==> flow/design.v <==
module MatrixMultUnit(
  input wire reset_n                      ,  
  input wire clk                          ,
  input wire dut_valid                    , 
  output wire dut_ready                   ,
  output wire                           dut__tb__sram_input_write_enable  ,
  output wire [16-1 : 0     ]   dut__tb__sram_input_write_address ,
  output wire [32-1 : 0     ]   dut__tb__sram_input_write_data    ,
  output reg  [16-1 : 0     ]   dut__tb__sram_input_read_address  , 
  input  wire [32-1 : 0     ]   tb__dut__sram_input_read_data     ,     
  output wire                           dut__tb__sram_weight_write_enable  ,
  output wire [16-1 : 0     ]   dut__tb__sram_weight_write_address ,
  output wire [32-1 : 0     ]   dut__tb__sram_weight_write_data    ,
  output reg  [16-1 : 0     ]   dut__tb__sram_weight_read_address  , 
  input  wire [32-1 : 0     ]   tb__dut__sram_weight_read_data     ,     
  output wire                           dut__tb__sram_result_write_enable  ,
  output reg  [16-1 : 0     ]   dut__tb__sram_result_write_address ,
  output wire [32-1 : 0     ]   dut__tb__sram_result_write_data    ,
  output reg  [16-1 : 0     ]   dut__tb__sram_result_read_address  , 
  input  wire [32-1 : 0     ]   tb__dut__sram_result_read_data     ,    
  output wire                           dut__tb__sram_scratchpad_write_enable  ,
  output reg  [16-1 : 0     ]   dut__tb__sram_scratchpad_write_address ,
  output wire [32-1 : 0     ]   dut__tb__sram_scratchpad_write_data    ,
  output reg  [16-1 : 0     ]   dut__tb__sram_scratchpad_read_address  , 
  input  wire [32-1 : 0     ]   tb__dut__sram_scratchpad_read_data  
);
parameter one_address_offset = 12'h1;
parameter idle_state = 4'd0;
parameter get_dimension_state = 4'd1;
parameter accumulating_state = 4'd2;
parameter writing_state = 4'd3;
parameter next_multiplication_setup_state = 4'd4;
parameter setup_multiplication_2_state = 4'd5;
parameter setup_multiplication_3_state = 4'd6;
parameter setup_multiplication_4_state = 4'd7;
parameter setup_multiplication_5_state = 4'd8;
wire my_clock; 
assign my_clock = clk; 
reg [3:0] next_state, current_state;
reg  [32-1 : 0     ]  input_data;
reg  [32-1 : 0     ]  weight_data;
reg  [32-1 : 0     ]  accumulated_result; 
wire [32-1 : 0     ]  mac_result_z;
reg [16-1 : 0     ] input_read_address_next;
reg [16-1 : 0     ] weight_read_address_next;
reg [16-1 : 0     ] result_write_address_next;
reg [16-1 : 0     ] scratchpad_write_address_next;
reg [16-1 : 0     ] next_input_matrix_first_address;
reg [16-1 : 0     ] next_weight_matrix_first_address;
reg [16-1 : 0     ] first_element_of_calculated_input_row_address;
reg [16-1 : 0     ] last_element_of_calculated_input_row_address;
reg [16-1 : 0     ] first_element_of_calculated_weight_matrix_address;
reg [16-1 : 0     ] last_element_of_calculated_weight_matrix_address;
reg [7:0] counter_total_element_in_result_matrix; 
reg [7:0] counter_go_write; 
reg [2:0] counter_next_step;
reg [1:0] counter_3_cycle;
reg [7:0] number_of_input_rows, number_of_input_cols;
reg [7:0] number_of_weight_rows, number_of_weight_cols;
assign dut__tb__sram_input_write_enable = 0;
assign dut__tb__sram_weight_write_enable = 0;
assign dut__tb__sram_input_write_address = 0;
assign dut__tb__sram_input_write_data = 0;
assign dut__tb__sram_weight_write_address = 0;
assign dut__tb__sram_weight_write_data = 0;
always @(posedge clk or negedge reset_n)begin
  if(!reset_n)
    input_read_address_next <= 0;
  else if(current_state == idle_state)
    input_read_address_next <= dut_valid ? one_address_offset : 0;
  else if(dut_valid == 1)
    input_read_address_next <= input_read_address_next + one_address_offset; 
  else if(current_state == idle_state)
    input_read_address_next <= 0;
  else if(current_state == get_dimension_state)
    input_read_address_next <= input_read_address_next + one_address_offset;
  else if((counter_next_step == 6) && (weight_read_address_next == last_element_of_calculated_weight_matrix_address + number_of_weight_cols)) 
    input_read_address_next <= last_element_of_calculated_input_row_address + one_address_offset; 
  else if((counter_next_step == 6) && (weight_read_address_next > last_element_of_calculated_weight_matrix_address))
    input_read_address_next <= first_element_of_calculated_input_row_address; 
  else if((weight_read_address_next == last_element_of_calculated_weight_matrix_address + one_address_offset) && ((current_state == accumulating_state) || (current_state == writing_state) || (current_state == get_dimension_state) || (current_state == setup_multiplication_2_state) || (current_state == setup_multiplication_3_state) || (current_state == setup_multiplication_4_state) || (current_state == setup_multiplication_5_state)))
    input_read_address_next <= last_element_of_calculated_input_row_address + one_address_offset; 
  else if((input_read_address_next == last_element_of_calculated_input_row_address + one_address_offset) && ((current_state == accumulating_state) || (current_state == writing_state) || (current_state == get_dimension_state) || (current_state == setup_multiplication_2_state) || (current_state == setup_multiplication_3_state) || (current_state == setup_multiplication_4_state) || (current_state == setup_multiplication_5_state)))
    input_read_address_next <= first_element_of_calculated_input_row_address; 
  else if((current_state == accumulating_state) || (current_state == writing_state))
    input_read_address_next <= input_read_address_next + one_address_offset;
  else if((current_state == next_multiplication_setup_state) && (counter_next_step == 2))
    input_read_address_next <= next_input_matrix_first_address;
  else if((current_state == next_multiplication_setup_state) && (counter_next_step == 3))
    input_read_address_next <= next_input_matrix_first_address;
  else if((current_state == next_multiplication_setup_state) && (counter_next_step == 4))
    input_read_address_next <= next_input_matrix_first_address;
  else if((current_state == next_multiplication_setup_state) && (counter_next_step == 5))
    input_read_address_next <= next_input_matrix_first_address;
  else 
    input_read_address_next <= input_read_address_next + one_address_offset;
end
always @(posedge clk or negedge reset_n) begin
  if(!reset_n)
    dut__tb__sram_input_read_address <= 0; 
  else if((current_state == idle_state) || (next_state == idle_state))
    dut__tb__sram_input_read_address <= 0; 
  else if(counter_next_step <= 4)
    dut__tb__sram_input_read_address <= input_read_address_next;
end
always @(posedge clk or negedge reset_n) begin
  if(!reset_n)
    dut__tb__sram_result_read_address <= 0;
  else if(current_state == idle_state)
    dut__tb__sram_result_read_address <= 0;
  else if(counter_next_step > 4)
    dut__tb__sram_result_read_address <= input_read_address_next; 
end
always @(posedge clk or negedge reset_n)begin
  if(!reset_n)
    weight_read_address_next <= 0; 
  else if(current_state == idle_state)
    weight_read_address_next <= dut_valid ? one_address_offset : 0;
  else if(dut_valid == 1)
    weight_read_address_next <= weight_read_address_next + one_address_offset;
  else if(current_state == idle_state)
    weight_read_address_next <= 0;
  else if(current_state == get_dimension_state)
    weight_read_address_next <= weight_read_address_next + one_address_offset;
  else if((counter_next_step == 6) && (weight_read_address_next == last_element_of_calculated_weight_matrix_address + number_of_weight_cols) && ((current_state == accumulating_state) || (current_state == writing_state) || (current_state == get_dimension_state) || (current_state == setup_multiplication_2_state) || (current_state == setup_multiplication_3_state) || (current_state == setup_multiplication_4_state) || (current_state == setup_multiplication_5_state)))
    weight_read_address_next <= first_element_of_calculated_weight_matrix_address;
  else if((counter_next_step == 6) && (weight_read_address_next > last_element_of_calculated_weight_matrix_address) && ((current_state == accumulating_state) || (current_state == writing_state) || (current_state == get_dimension_state) || (current_state == setup_multiplication_2_state) || (current_state == setup_multiplication_3_state) || (current_state == setup_multiplication_4_state) || (current_state == setup_multiplication_5_state)))
    weight_read_address_next <= weight_read_address_next - number_of_input_rows*(number_of_weight_cols) + one_address_offset;  
  else if(counter_next_step == 6) 
    weight_read_address_next <= weight_read_address_next + number_of_weight_cols;  
  else if((counter_next_step < 6) && (weight_read_address_next == last_element_of_calculated_weight_matrix_address + one_address_offset) && (input_read_address_next == last_element_of_calculated_input_row_address + one_address_offset)) 
    weight_read_address_next <= first_element_of_calculated_weight_matrix_address; 
  else if(input_read_address_next == last_element_of_calculated_input_row_address + one_address_offset)
    weight_read_address_next <= weight_read_address_next; 
  else if((current_state == next_multiplication_setup_state) && (counter_next_step == 2))
    weight_read_address_next <= next_weight_matrix_first_address;
  else if((current_state == next_multiplication_setup_state) && (counter_next_step == 3))
    weight_read_address_next <= next_weight_matrix_first_address;
  else if((current_state == next_multiplication_setup_state) && (counter_next_step == 4))
    weight_read_address_next <= next_weight_matrix_first_address;
  else if((current_state == next_multiplication_setup_state) && (counter_next_step == 5))
    weight_read_address_next <= next_weight_matrix_first_address;
  else 
    weight_read_address_next <= weight_read_address_next + one_address_offset;
end
always @(posedge clk or negedge reset_n) begin
  if(!reset_n)
    dut__tb__sram_weight_read_address <= 0; 
  else if((current_state == idle_state) || (next_state == idle_state))
    dut__tb__sram_weight_read_address <= 0; 
  else if(counter_next_step <= 4)
    dut__tb__sram_weight_read_address <= weight_read_address_next;
end
always @(posedge clk or negedge reset_n) begin
  if(!reset_n)
    dut__tb__sram_scratchpad_read_address <= 0;
  else if(current_state == idle_state)
    dut__tb__sram_scratchpad_read_address <= 0; 
  else if(counter_next_step > 4)
    dut__tb__sram_scratchpad_read_address <= weight_read_address_next; 
end
always @(posedge clk or negedge reset_n) begin
  if(!reset_n)
    result_write_address_next <= 0;
  else if(current_state == idle_state)
    result_write_address_next <= 0;
  else if(current_state == writing_state)
    result_write_address_next <= result_write_address_next + one_address_offset;
  else 
    result_write_address_next <= result_write_address_next;
end
always @(posedge clk or negedge reset_n) 
begin
    if (!reset_n) 
      dut__tb__sram_result_write_address <= 0;         
    else if(current_state == idle_state)
      dut__tb__sram_result_write_address <= 0; 
    else
      dut__tb__sram_result_write_address <= result_write_address_next;           
end
always @(posedge clk or negedge reset_n)begin
  if(!reset_n)
      scratchpad_write_address_next <= 0;            
  else if(current_state == idle_state)
      scratchpad_write_address_next <= 0;  
  else if(current_state == writing_state)
      scratchpad_write_address_next <= scratchpad_write_address_next + one_address_offset; 
  else 
      scratchpad_write_address_next <= scratchpad_write_address_next; 
end
always @(posedge clk or negedge reset_n)begin
  if (!reset_n) 
    dut__tb__sram_scratchpad_write_address <= 0;         
  else if(current_state == idle_state)
    dut__tb__sram_scratchpad_write_address <= 0;
  else
    dut__tb__sram_scratchpad_write_address <= scratchpad_write_address_next;           
end
always @(posedge clk or negedge reset_n) begin
  if(!reset_n)  
    first_element_of_calculated_input_row_address <= 0;
  else if(current_state == idle_state)
    first_element_of_calculated_input_row_address <= 0;
  else if(current_state == get_dimension_state) 
    first_element_of_calculated_input_row_address <= 1;
  else if((counter_next_step == 6) && (weight_read_address_next == last_element_of_calculated_weight_matrix_address + number_of_weight_cols))  
    first_element_of_calculated_input_row_address <= first_element_of_calculated_input_row_address + number_of_input_rows;
  else if((counter_next_step == 5) && (weight_read_address_next == last_element_of_calculated_weight_matrix_address + one_address_offset))
    first_element_of_calculated_input_row_address <= first_element_of_calculated_input_row_address + number_of_weight_cols;
  else if((counter_next_step < 5) && (weight_read_address_next == last_element_of_calculated_weight_matrix_address + one_address_offset))
    first_element_of_calculated_input_row_address <= first_element_of_calculated_input_row_address + number_of_input_cols;
  else if((current_state == next_multiplication_setup_state) && (counter_next_step == 2))
    first_element_of_calculated_input_row_address <= 1;
  else if((current_state == next_multiplication_setup_state) && (counter_next_step == 3))
    first_element_of_calculated_input_row_address <= 1;
  else if((current_state == next_multiplication_setup_state) && (counter_next_step == 4))
    first_element_of_calculated_input_row_address <= 0;
  else if((current_state == next_multiplication_setup_state) && (counter_next_step == 5))
    first_element_of_calculated_input_row_address <= 3*(number_of_input_rows * number_of_weight_cols);  
  else 
    first_element_of_calculated_input_row_address <= first_element_of_calculated_input_row_address;
end
always @(posedge clk or negedge reset_n) begin
  if(!reset_n)
    last_element_of_calculated_input_row_address <= 0;
  else if(current_state == idle_state)
    last_element_of_calculated_input_row_address <= 0;
  else if(current_state == get_dimension_state)
    last_element_of_calculated_input_row_address <= input_data[15:0];
  else if((counter_next_step == 6) && (weight_read_address_next == last_element_of_calculated_weight_matrix_address + number_of_weight_cols) && (input_read_address_next == last_element_of_calculated_input_row_address + one_address_offset))
    last_element_of_calculated_input_row_address <= last_element_of_calculated_input_row_address + number_of_input_rows; 
  else if((counter_next_step == 5) && (weight_read_address_next == last_element_of_calculated_weight_matrix_address + one_address_offset) && (input_read_address_next == last_element_of_calculated_input_row_address + one_address_offset))
    last_element_of_calculated_input_row_address <= last_element_of_calculated_input_row_address + number_of_weight_cols;
  else if((counter_next_step < 5) && (weight_read_address_next == last_element_of_calculated_weight_matrix_address + one_address_offset) && (input_read_address_next == last_element_of_calculated_input_row_address + one_address_offset))
    last_element_of_calculated_input_row_address <= last_element_of_calculated_input_row_address + number_of_input_cols;
  else if((current_state == next_multiplication_setup_state) && (counter_next_step == 2))
    last_element_of_calculated_input_row_address <= number_of_input_cols;
  else if((current_state == next_multiplication_setup_state) && (counter_next_step == 3))
    last_element_of_calculated_input_row_address <= number_of_input_cols; 
  else if((current_state == next_multiplication_setup_state) && (counter_next_step == 4))
    last_element_of_calculated_input_row_address <= number_of_weight_cols - 1;
  else if((current_state == next_multiplication_setup_state) && (counter_next_step == 5))
    last_element_of_calculated_input_row_address <=  (3*(number_of_input_rows * number_of_weight_cols)) + number_of_input_rows - 1;  
  else 
    last_element_of_calculated_input_row_address <= last_element_of_calculated_input_row_address;
end
always @(posedge clk or negedge reset_n) begin
  if(!reset_n)
    first_element_of_calculated_weight_matrix_address <= 0;
  else if(current_state == idle_state)
    first_element_of_calculated_weight_matrix_address <= 0;
  else if(current_state == get_dimension_state)
    first_element_of_calculated_weight_matrix_address <= 1;  
  else if((current_state == next_multiplication_setup_state) && (counter_next_step == 2))
    first_element_of_calculated_weight_matrix_address <= first_element_of_calculated_weight_matrix_address + number_of_weight_rows * number_of_weight_cols;  
  else if((current_state == next_multiplication_setup_state) && (counter_next_step == 3))
    first_element_of_calculated_weight_matrix_address <= first_element_of_calculated_weight_matrix_address + number_of_weight_rows * number_of_weight_cols;  
  else if((current_state == next_multiplication_setup_state) && (counter_next_step == 4))
    first_element_of_calculated_weight_matrix_address <= number_of_input_rows * number_of_weight_cols;  
  else if((current_state == next_multiplication_setup_state) && (counter_next_step == 5))
    first_element_of_calculated_weight_matrix_address <= first_element_of_calculated_weight_matrix_address + (number_of_input_rows * number_of_weight_cols);  
  else
    first_element_of_calculated_weight_matrix_address <= first_element_of_calculated_weight_matrix_address;
end
always @(posedge clk or negedge reset_n) begin
  if(!reset_n)
    last_element_of_calculated_weight_matrix_address <= 0;
  else if(current_state == idle_state)
    last_element_of_calculated_weight_matrix_address <= 0;
  else if(current_state == get_dimension_state)
    last_element_of_calculated_weight_matrix_address <= number_of_weight_rows * number_of_weight_cols;  
  else if((current_state == next_multiplication_setup_state) && (counter_next_step == 2))
    last_element_of_calculated_weight_matrix_address <= last_element_of_calculated_weight_matrix_address + number_of_weight_rows * number_of_weight_cols;  
  else if((current_state == next_multiplication_setup_state) && (counter_next_step == 3))
    last_element_of_calculated_weight_matrix_address <= last_element_of_calculated_weight_matrix_address + number_of_weight_rows * number_of_weight_cols;  
  else if((current_state == next_multiplication_setup_state) && (counter_next_step == 4))
    last_element_of_calculated_weight_matrix_address <= 2 * number_of_input_rows * number_of_weight_cols - 1;  
  else if((current_state == next_multiplication_setup_state) && (counter_next_step == 5))
    last_element_of_calculated_weight_matrix_address <= last_element_of_calculated_weight_matrix_address + (number_of_input_rows * number_of_weight_cols);  
  else
    last_element_of_calculated_weight_matrix_address <= last_element_of_calculated_weight_matrix_address;
end
always @(posedge clk or negedge reset_n)
begin
  if(!reset_n) 
    next_input_matrix_first_address <= 0;
  else if(current_state == idle_state)
    next_input_matrix_first_address <= 0;
  else if(current_state == get_dimension_state)
    next_input_matrix_first_address <= 1; 
  else if((current_state == next_multiplication_setup_state) && (counter_next_step == 2))
    next_input_matrix_first_address <= 1; 
  else if((current_state == next_multiplication_setup_state) && (counter_next_step == 3))
    next_input_matrix_first_address <= 0; 
  else if((current_state == next_multiplication_setup_state) && (counter_next_step == 4))
    next_input_matrix_first_address <= 3*(number_of_input_rows * number_of_weight_cols);  
  else 
    next_input_matrix_first_address <= next_input_matrix_first_address;
end
always @(posedge clk or negedge reset_n)begin
  if(!reset_n)
    next_weight_matrix_first_address <= 0;
  else if(current_state == idle_state)
    next_weight_matrix_first_address <= 0;
  else if(current_state == get_dimension_state)
    next_weight_matrix_first_address <= number_of_weight_rows * number_of_weight_cols + 1;  
  else if((current_state == next_multiplication_setup_state) && ((counter_next_step == 2)))
    next_weight_matrix_first_address <= next_weight_matrix_first_address + (number_of_weight_rows * number_of_weight_cols);  
  else if((current_state == next_multiplication_setup_state) && (counter_next_step == 3))
    next_weight_matrix_first_address <= number_of_input_rows * number_of_weight_cols;  
  else if((current_state == next_multiplication_setup_state) && (counter_next_step == 4))
    next_weight_matrix_first_address <= 2 * number_of_input_rows * number_of_weight_cols;  
  else 
    next_weight_matrix_first_address <= next_weight_matrix_first_address;
end
always @(posedge clk or negedge reset_n) 
begin
    if(!reset_n)begin
      number_of_input_rows <= 0;
      number_of_input_cols <= 0;
      number_of_weight_rows <= 0;
      number_of_weight_cols <= 0;
    end else if(current_state == idle_state)begin
      number_of_input_rows <= 0;
      number_of_input_cols <= 0;
      number_of_weight_rows <= 0;
      number_of_weight_cols <= 0;
    end else if(current_state == get_dimension_state)   begin
      number_of_input_rows <= input_data[31:16];  
      number_of_input_cols <= input_data[15:0];
      number_of_weight_rows <= weight_data[31:16];
      number_of_weight_cols <= weight_data[15:0];
    end else begin
      number_of_input_rows <= number_of_input_rows;
      number_of_input_cols <= number_of_input_cols;
      number_of_weight_rows <= number_of_weight_rows;
      number_of_weight_cols <= number_of_weight_cols;
    end        
end
always @(posedge clk or negedge reset_n)begin
  if(!reset_n)
    counter_go_write <= 0;
  else if(current_state == idle_state)
    counter_go_write <= 0; 
  else if(current_state == get_dimension_state)
    counter_go_write <= input_data[15:0] - 1;  
  else if(current_state == accumulating_state) 
    counter_go_write <= counter_go_write - 1;
  else if((current_state == writing_state) && (counter_next_step == 6))
    counter_go_write <= number_of_input_rows - 1; 
  else if((current_state == writing_state) && (counter_next_step == 5)) 
    counter_go_write <= number_of_weight_cols - 1;  
  else if((current_state == writing_state) && (counter_next_step < 5))
    counter_go_write <= number_of_input_cols - 1;
  else if(current_state == setup_multiplication_2_state)
    counter_go_write <= number_of_input_cols - 1;
  else if(current_state == setup_multiplication_3_state)
    counter_go_write <= number_of_input_cols - 1;
  else if(current_state == setup_multiplication_4_state)
    counter_go_write <= number_of_weight_cols - 1;  
  else if(current_state == setup_multiplication_5_state)
    counter_go_write <= number_of_input_rows - 1;  
  else 
    counter_go_write <= counter_go_write; 
end
always @(posedge clk or negedge reset_n) 
begin
  if(!reset_n)
    counter_total_element_in_result_matrix <= 0;
  else if (current_state == idle_state)
    counter_total_element_in_result_matrix <= 0;     
  else if (current_state == get_dimension_state)
    counter_total_element_in_result_matrix <= (input_data[31:16] * weight_data[15:0]) - 1; 
  else if (current_state == writing_state) 
    counter_total_element_in_result_matrix <= counter_total_element_in_result_matrix - 1;
  else if (current_state == setup_multiplication_2_state) 
    counter_total_element_in_result_matrix <= (number_of_input_rows * number_of_weight_cols) - 1;
  else if (current_state == setup_multiplication_3_state) 
    counter_total_element_in_result_matrix <= (number_of_input_rows * number_of_weight_cols) - 1;
  else if (current_state == setup_multiplication_4_state) 
    counter_total_element_in_result_matrix <= (number_of_input_rows * number_of_input_rows) - 1;   
  else if (current_state == setup_multiplication_5_state) 
    counter_total_element_in_result_matrix <= (number_of_input_rows * number_of_weight_cols) - 1; 
  else 
    counter_total_element_in_result_matrix <= counter_total_element_in_result_matrix;  
end
always @(posedge clk or negedge reset_n) begin
  if(!reset_n)begin
    counter_next_step <= 0;
  end else if(current_state == idle_state) begin
    counter_next_step <= 2;
  end else if(current_state == next_multiplication_setup_state)begin
    counter_next_step <= counter_next_step + 1;
  end else
    counter_next_step <= counter_next_step;
end
always @(posedge clk or negedge reset_n)begin
  if(!reset_n)
    counter_3_cycle <= 0;
  else if(current_state == idle_state) 
    counter_3_cycle <= 2;
  else if (current_state == get_dimension_state)
    counter_3_cycle <= counter_3_cycle - 1;
  else if(current_state == setup_multiplication_2_state) 
    counter_3_cycle <= counter_3_cycle - 1;
  else if(current_state == setup_multiplication_3_state) 
    counter_3_cycle <= counter_3_cycle - 1;
  else if(current_state == setup_multiplication_4_state) 
    counter_3_cycle <= counter_3_cycle - 1;
  else if(current_state == setup_multiplication_5_state) 
    counter_3_cycle <= counter_3_cycle - 1;
  else 
    counter_3_cycle <= 2;
end
always @(posedge clk or negedge reset_n) 
begin
    if(!reset_n)begin
      input_data <= 0;      
      weight_data <= 0;        
    end else if(current_state == idle_state)begin
      input_data <= 0;      
      weight_data <= 0;  
    end else if(counter_next_step <= 4)begin 
      input_data <= tb__dut__sram_input_read_data;      
      weight_data <= tb__dut__sram_weight_read_data;
    end else begin 
      input_data <= tb__dut__sram_result_read_data;      
      weight_data <= tb__dut__sram_scratchpad_read_data;
    end 
end
interger_accumulated_matrix_multiplication u1( 
  .input_data(input_data),   
  .weight_data(weight_data),  
  .accumulated_result_data(accumulated_result),
  .result_data(mac_result_z)
);
always @(posedge clk or negedge reset_n)begin
  if(!reset_n)
    accumulated_result <= 0;
  else if (current_state == idle_state)
    accumulated_result <= 0;
  else if((current_state == accumulating_state))
    accumulated_result <= mac_result_z;
  else if(current_state == writing_state)
    accumulated_result <= 0;
  else if(current_state == next_multiplication_setup_state)
    accumulated_result <= 0;
  else if(current_state == setup_multiplication_2_state)
    accumulated_result <= 0;
  else if(current_state == setup_multiplication_3_state)
    accumulated_result <= 0;
  else if(current_state == setup_multiplication_4_state)
    accumulated_result <= 0;
  else if(current_state == setup_multiplication_5_state)
    accumulated_result <= 0;
  else 
    accumulated_result <= accumulated_result;
end
assign dut__tb__sram_result_write_data = accumulated_result;
assign dut__tb__sram_result_write_enable = (current_state == writing_state) ? 1 : 0;
assign dut__tb__sram_scratchpad_write_data = accumulated_result;
assign dut__tb__sram_scratchpad_write_enable = (current_state == writing_state) ? 1 : 0;
always @(posedge clk or negedge reset_n) begin
  if(!reset_n)
    current_state <= 0;
  else 
    current_state <= next_state;
end
always @(*) begin
  case (current_state)
    idle_state:begin
      if (dut_valid == 1)  
        next_state = get_dimension_state;
      else  
        next_state = idle_state;
    end
    get_dimension_state:begin
      if(counter_3_cycle != 0)
        next_state = get_dimension_state;
      else 
        next_state = accumulating_state;
    end
    accumulating_state: begin 
      if(counter_go_write == 0)
        next_state = writing_state;
      else 
        next_state = accumulating_state;
    end
    writing_state:begin
      if(counter_total_element_in_result_matrix != 0) 
        next_state = accumulating_state;
      else 
        next_state = next_multiplication_setup_state;
    end
    next_multiplication_setup_state:begin
      if(counter_next_step == 2)
        next_state = setup_multiplication_2_state;
      else if(counter_next_step == 3)
        next_state = setup_multiplication_3_state;
      else if(counter_next_step == 4)
        next_state = setup_multiplication_4_state;
      else if(counter_next_step == 5)
        next_state = setup_multiplication_5_state;
      else if(counter_next_step == 6)
        next_state = idle_state; 
      else 
        next_state = next_multiplication_setup_state;
    end
    setup_multiplication_2_state:begin
      if(counter_3_cycle == 0) 
        next_state = accumulating_state;
      else  
        next_state = setup_multiplication_2_state;
    end
    setup_multiplication_3_state:begin
      if(counter_3_cycle == 0) 
        next_state = accumulating_state;
      else  
        next_state = setup_multiplication_3_state;
    end
    setup_multiplication_4_state:begin
      if(counter_3_cycle == 0) 
        next_state = accumulating_state;
      else  
        next_state = setup_multiplication_4_state;
    end
    setup_multiplication_5_state:begin
      if(counter_3_cycle == 0) 
        next_state = accumulating_state;
      else  
        next_state = setup_multiplication_5_state;
    end
    default: next_state = idle_state;
  endcase
end
assign dut_ready = (current_state == idle_state) ? 1:0;
endmodule
module interger_accumulated_matrix_multiplication ( 
  input wire [32-1  : 0] input_data,
  input wire [32-1  : 0] weight_data,
  input wire [32-1 : 0] accumulated_result_data,
  output wire [32-1 : 0] result_data
);
  assign result_data = (input_data * weight_data) + accumulated_result_data;
endmodule
# ---- Step by step through the tools: MatrixMultUnit
# Tool output for the design above, in the order of the flow.
# Lines are those of the file above, counted from 1.
# Operators carry their Yosys type and port widths (W data, S select, Z words).
# Cell names lack the library's common part.
# The mark n/a stands for no value.
dict set report inputs {
  top_module {MatrixMultUnit}
  clk_port {clk}
  cell_library {sky130hd}
  pvt_corner {tt_025C_1v80}
}

# ---- Elaborated design
# Yosys after proc, flatten, opt, wreduce and memory -nomap, before mapping. Memory bits, and registers merged into a memory's read port (data or address), are not among the register bits. Print and check cells are not counted.
dict set report word_totals {
  register_bits 409
  in_bits 131
  out_inout_bits 261
  wordCells 281
}
dict set report op_classes {
  n_addsub 37
  n_mul 9
  compare 5
  n_eq 17
  n_mux 140
  reduce_and_logical 45
}
# cell n
set ops {}
lappend ops {{$mux W16} 78}
lappend ops {{$mul A32 B32 Y32} 1}
lappend ops {{$mul A8 B8 Y16} 4}
lappend ops {{$mux W32} 12}
lappend ops {{$mul A16 B16 Y8} 1}
lappend ops {{$mux W8} 25}
lappend ops {{$add A16 B8 Y16} 9}
lappend ops {{$add A16 B1 Y16 const B} 8}
lappend ops {{$mul A8 B8 Y15} 1}
lappend ops {{$add A16 B16 Y16} 5}
lappend ops {{$sub A8 B1 Y8 const B} 8}
lappend ops {{$mul A8 B8 Y8} 1}
lappend ops {{$eq A16 B16 Y1} 3}
lappend ops {{$pmux W4 S9} 1}
lappend ops {{$sub A16 B1 Y16 const B} 2}
lappend ops {{$mul A2 B16 Y16 const A} 1}
lappend ops {{$add A32 B32 Y32} 1}
lappend ops {{$mux W3} 7}
lappend ops {{$logic_and A1 B1 Y1} 20}
lappend ops {{$mux W4} 5}
lappend ops {{$reduce_bool A9 Y1} 2}
lappend ops {{$sub A16 B16 Y16} 1}
lappend ops {{$gt A16 B16 Y1} 1}
lappend ops {{$eq A4 B3 Y1 const B} 4}
lappend ops {{$reduce_bool A8 Y1} 2}
lappend ops {{$mux W2} 7}
lappend ops {{$reduce_bool A2 Y1} 6}
lappend ops {{$reduce_bool A10 Y1} 1}
# Other operator kinds: 20; their cells: 36.

# ---- Longest topological paths
# Depth = most cells in a row (Yosys ltp): at word level without a register or memory, in the mapped netlist without a sequential cell, where the memories' decode and read muxes count.
dict set report depth {
  ltp_word 15
  ABC_AREA 0
  depth_mapped 34
  mapped_depth_nobuf 32
}

# ---- Netlist
# The flow's flattened synthesis, as Yosys stat reports it; memories are mapped. The netlist is that of the ABC_AREA named above (0 if unset); the other value can give another one.
# The area totals of this step are shown rounded.
# cell_type n type_area_um2
set types {}
lappend types {fa_1 555 1.11E+04}
lappend types {dfrtp_1 413 1.03E+04}
lappend types {ha_1 474 5.93E+03}
lappend types {nand2_1 1012 3.8E+03}
lappend types {inv_1 798 3E+03}
lappend types {xnor2_1 320 2.8E+03}
lappend types {a21oi_1 442 2.21E+03}
lappend types {nor2_1 364 1366.31}
lappend types {xor2_1 153 1.34E+03}
lappend types {and2_1 207 1.29E+03}
lappend types {clkbuf_1 321 1.2E+03}
lappend types {o21ai_0 228 1.14E+03}
lappend types {buf_4 134 1.01E+03}
lappend types {a211oi_1 94 705.677}
lappend types {mux2i_1 58 580.557}
lappend types {a21o_1 77 578.054}
lappend types {a22o_1 58 507.987}
lappend types {nor3_1 98 490.47}
# Other cell types: 77; their cells: 864.
dict set report synth_totals {
  stdcells 6670
  area_mm2 0.0555
  sequential_area_mm2 0.0104
  ffs 414
  n_buf 504
}
# By module: a second synthesis without flattening, with its own total; a netlist apart from the flattened one above.
dict set report unflattened {
  hier_cells 6805
  hier_area_mm2 0.0565
}
# Rows give one instance, submodules left out.
# mod n_inst cells mod_area_mm2 seq_area_mm2
set modules {}
lappend modules {MatrixMultUnit 1 4913 0.0397 0.0104}
lappend modules {interger_accumulated_matrix_multiplication 1 1892 0.0168 0}

# ---- Timing after synthesis
# Source: OpenSTA report_checks on the synthesized netlist (no wires, ideal clock, input and output delay 20% of the period each), path of least setup slack; recovery checks are left aside. Register names are those of the netlist, which keeps one name where synthesis merged equal registers.
dict set report synth_path {
  kind {register to register}
  from {register number_of_weight_cols[2]}
  to {register last_element_of_calculated_input_row_address[15]}
  clock_period_ps 10000
  setup_time_ps 73
  t_first_pin_ps 0
  arrival_ps 7221
  required_ps 9927
  setup_slack_ps 2706
  delay_ps 7294
  stages 34
  path_buffers 2
  synth_period_reached_ps 7294
}
# "delay_ps" = arrival - input delay + setup time.
# "stages": output pins that drive a net of the path, with the launching flip-flop's if there is one; two outputs of one cell count as two.
# "synth_period_reached_ps" is the clock period less the worst setup slack; recovery checks do not enter. This is arithmetic on one report: input and output delays are still those of the set period (20% each).
# The rows between start and end are the longest chain of elaborated cells between them; the timing report does not say that the signal goes this way. Where chains are equally long, one stands for them.
# A line is the first line of the expression or statement that the cell stems from. Yosys adds cells for indexed reads and writes and turns some case tables into memories.
# A register here has more assigning lines than the two given.
dict set report synth_between {
  cell_sequence {dfrtp_1 > clkbuf_1 > clkbuf_1 > nand2_1 > fa_1 > fa_1 > inv_1 > fa_1 > inv_1 > fa_1 > inv_1 > ha_1 > o21ai_0 > nor2_1 > o21a_1 > nor2_1 > xnor2_1 > ha_1 > and2_1 > a31oi_1 > o21ai_0 > nor2_1 > xnor2_1 > inv_1 > ha_1 > a21boi_0 > a41o_1 > o41a_1 > a21o_1 > a21oi_1 > xor2_1 > mux2i_1 > nand2_1 > a21oi_2}
  elab_chain_len 13
  cells_between 20
  cone_classes {5 x add/sub; 2 x mul; 1 x eq/ne; 9 x mux; 3 x reduce/logical}
}
# element line_no
set synth_lines {}
lappend synth_lines {{start, declared} 59} ;# reg [7:0] number_of_weight_rows, number_of_weight_cols;
lappend synth_lines {{start, assigned} 332} ;# number_of_weight_cols <= weight_data[15:0];
lappend synth_lines {{start, assigned} 337} ;# number_of_weight_cols <= number_of_weight_cols;
lappend synth_lines {{$mul A8 B8 Y16} 243} ;# last_element_of_calculated_input_row_address <=  (3*(number_of_input_rows * number_of_weight_cols)) + number_o ...
lappend synth_lines {{$mul A2 B16 Y16} 243}
lappend synth_lines {{$add A16 B8 Y16} 243}
lappend synth_lines {{$sub A16 B1 Y16} 243}
lappend synth_lines {{$mux W16} 242} ;# else if((current_state == next_multiplication_setup_state) && (counter_next_step == 5))
lappend synth_lines {{$mux W16} 240} ;# else if((current_state == next_multiplication_setup_state) && (counter_next_step == 4))
lappend synth_lines {{$mux W16} 238} ;# else if((current_state == next_multiplication_setup_state) && (counter_next_step == 3))
lappend synth_lines {{$mux W16} 236} ;# else if((current_state == next_multiplication_setup_state) && (counter_next_step == 2))
lappend synth_lines {{$mux W16} 234} ;# else if((counter_next_step < 5) && (weight_read_address_next == last_element_of_calculated_weight_matrix_addre ...
lappend synth_lines {{$mux W16} 232} ;# else if((counter_next_step == 5) && (weight_read_address_next == last_element_of_calculated_weight_matrix_addr ...
lappend synth_lines {{$mux W16} 230} ;# else if((counter_next_step == 6) && (weight_read_address_next == last_element_of_calculated_weight_matrix_addr ...
lappend synth_lines {{$mux W16} 228} ;# else if(current_state == get_dimension_state)
lappend synth_lines {{$mux W16} 226} ;# else if(current_state == idle_state)
lappend synth_lines {{end, assigned} 229} ;# last_element_of_calculated_input_row_address <= input_data[15:0];
lappend synth_lines {{end, assigned} 231} ;# last_element_of_calculated_input_row_address <= last_element_of_calculated_input_row_address + number_of_input ...
lappend synth_lines {{end, declared} 51} ;# reg [16-1 : 0     ] last_element_of_calculated_input_row_address;

# ---- Timing after layout
# From the final timing report of stored run 1: the path of least setup slack in the routed layout; clock arrival at registers is part of the times.
# The report prints the path's times to 10 ps; the period is as set.
dict set report layout_path {
  kind {register to register}
  from {register weight_data[3]}
  to {register accumulated_result[30]}
  clock_period_ps 10000
  setup_time_ps 110
  t_first_pin_ps 690
  arrival_ps 8650
  required_ps 10560
  setup_slack_ps 1910
  stages 24
  path_buffers 1
}
# The rows between start and end are the longest chain of elaborated cells between them; the timing report does not say that the signal goes this way. Where chains are equally long, one stands for them.
# A register here has more assigning lines than the two given.
dict set report layout_between {
  cell_sequence {dfrtp_1 > buf_4 > and2_1 > fa_1 > inv_1 > fa_1 > fa_1 > inv_1 > fa_1 > inv_1 > fa_1 > inv_1 > fa_1 > fa_1 > fa_1 > ha_1 > a21o_1 > a21o_1 > a21oi_1 > o21ai_0 > o21ai_0 > a21oi_1 > a41o_1 > a221o_1}
  elab_chain_len 4
  cells_between 4
  cone_lines 3
  cone_classes {1 x add/sub; 1 x mul; 2 x mux}
}
# element line_no
set layout_lines {}
lappend layout_lines {{start, declared} 41} ;# reg  [32-1 : 0     ]  weight_data;
lappend layout_lines {{start, assigned} 425} ;# weight_data <= tb__dut__sram_weight_read_data;
lappend layout_lines {{start, assigned} 428} ;# weight_data <= tb__dut__sram_scratchpad_read_data;
lappend layout_lines {{$mul A32 B32 Y32} 544} ;# assign result_data = (input_data * weight_data) + accumulated_result_data;
lappend layout_lines {{$add A32 B32 Y32} 544}
lappend layout_lines {{$mux W32} 442} ;# else if((current_state == accumulating_state))
lappend layout_lines {{$mux W32} 440} ;# else if (current_state == idle_state)
lappend layout_lines {{end, assigned} 443} ;# accumulated_result <= mac_result_z;
lappend layout_lines {{end, assigned} 457} ;# accumulated_result <= accumulated_result;
lappend layout_lines {{end, declared} 42} ;# reg  [32-1 : 0     ]  accumulated_result;

# Flow measurements of MatrixMultUnit on sky130hd: 3 stored runs with different settings, listed in no order. Input and output delays are each 20% of the period that was set; the output load is 0.01 pF.
# "achieved_clock_period_ps": clock period set for the run, less the worst setup slack. It is reckoned from that one timing run; input and output delays stay at 20% of the period that was set.
# "worst_path_allowed_less_slack_ps" = time allowed to the worst setup path (clock period - input delay - output delay, where it has them) - its slack; a late launch clock adds to it, a late capture clock takes from it.
# "worst_path_allowed_less_slack_ps" is given in steps of 10 ps.
# Results are given in rounded form.
run="stored run 1" settings CORE_MARGIN=5 CTS_CLUSTER_DIAMETER=90 CTS_CLUSTER_SIZE=78 MAX_ROUTING_LAYER="met5" SETUP_SLACK_MARGIN=-0.06 SLEW_MARGIN=25 period_ns=10.0 CAP_MARGIN=20 CORE_UTILIZATION=40
run="stored run 1" results post_synth_area_mm2=0.0555 achieved_clock_period_ps=8088 worst_path_allowed_less_slack_ps=8090 path_kind="register to register" finalCellArea_mm2=0.061 finish.utilization_frac=0.443 hold_worst_slack_ps=446 dieArea_mm2=0.146 fin_ws_ps=1910 total_negative_slack_ps=0
run="stored run 2" settings ABC_AREA=1 CELL_PAD_IN_SITES_GLOBAL_PLACEMENT=1 CORE_MARGIN=5 CORE_UTILIZATION=33 GPL_TIMING_DRIVEN=0 MAX_ROUTING_LAYER="met5" MIN_ROUTING_LAYER="met2" PLACE_DENSITY_LB_ADDON=0.01 SETUP_SLACK_MARGIN=2.14 SLEW_MARGIN=10 TNS_END_PERCENT=55 period_ns=8.94 CAP_MARGIN=20
run="stored run 2" results achieved_clock_period_ps=7089 post_synth_area_mm2=0.0579 dieArea_mm2=0.184 hold_worst_slack_ps=432 worst_path_allowed_less_slack_ps=7090 path_kind="register to register" finalCellArea_mm2=0.0728 fin_ws_ps=1850 finish.utilization_frac=0.418 total_negative_slack_ps=0
run="stored run 3" settings ABC_AREA=1 CORE_UTILIZATION=43 CTS_CLUSTER_DIAMETER=398 CTS_CLUSTER_SIZE=57 GPL_ROUTABILITY_DRIVEN=0 GPL_TIMING_DRIVEN=0 HOLD_SLACK_MARGIN=-0.07 MAX_ROUTING_LAYER="met5" PLACE_DENSITY_LB_ADDON=0.01 SLEW_MARGIN=15 period_ns=10.0 CAP_MARGIN=20 CORE_MARGIN=2
run="stored run 3" results fin_ws_ps=544 achieved_clock_period_ps=9456 finalCellArea_mm2=0.0641 hold_worst_slack_ps=456 post_synth_area_mm2=0.0579 dieArea_mm2=0.138 finish.utilization_frac=0.479 worst_path_allowed_less_slack_ps=9460 path_kind="register to register" total_negative_slack_ps=0
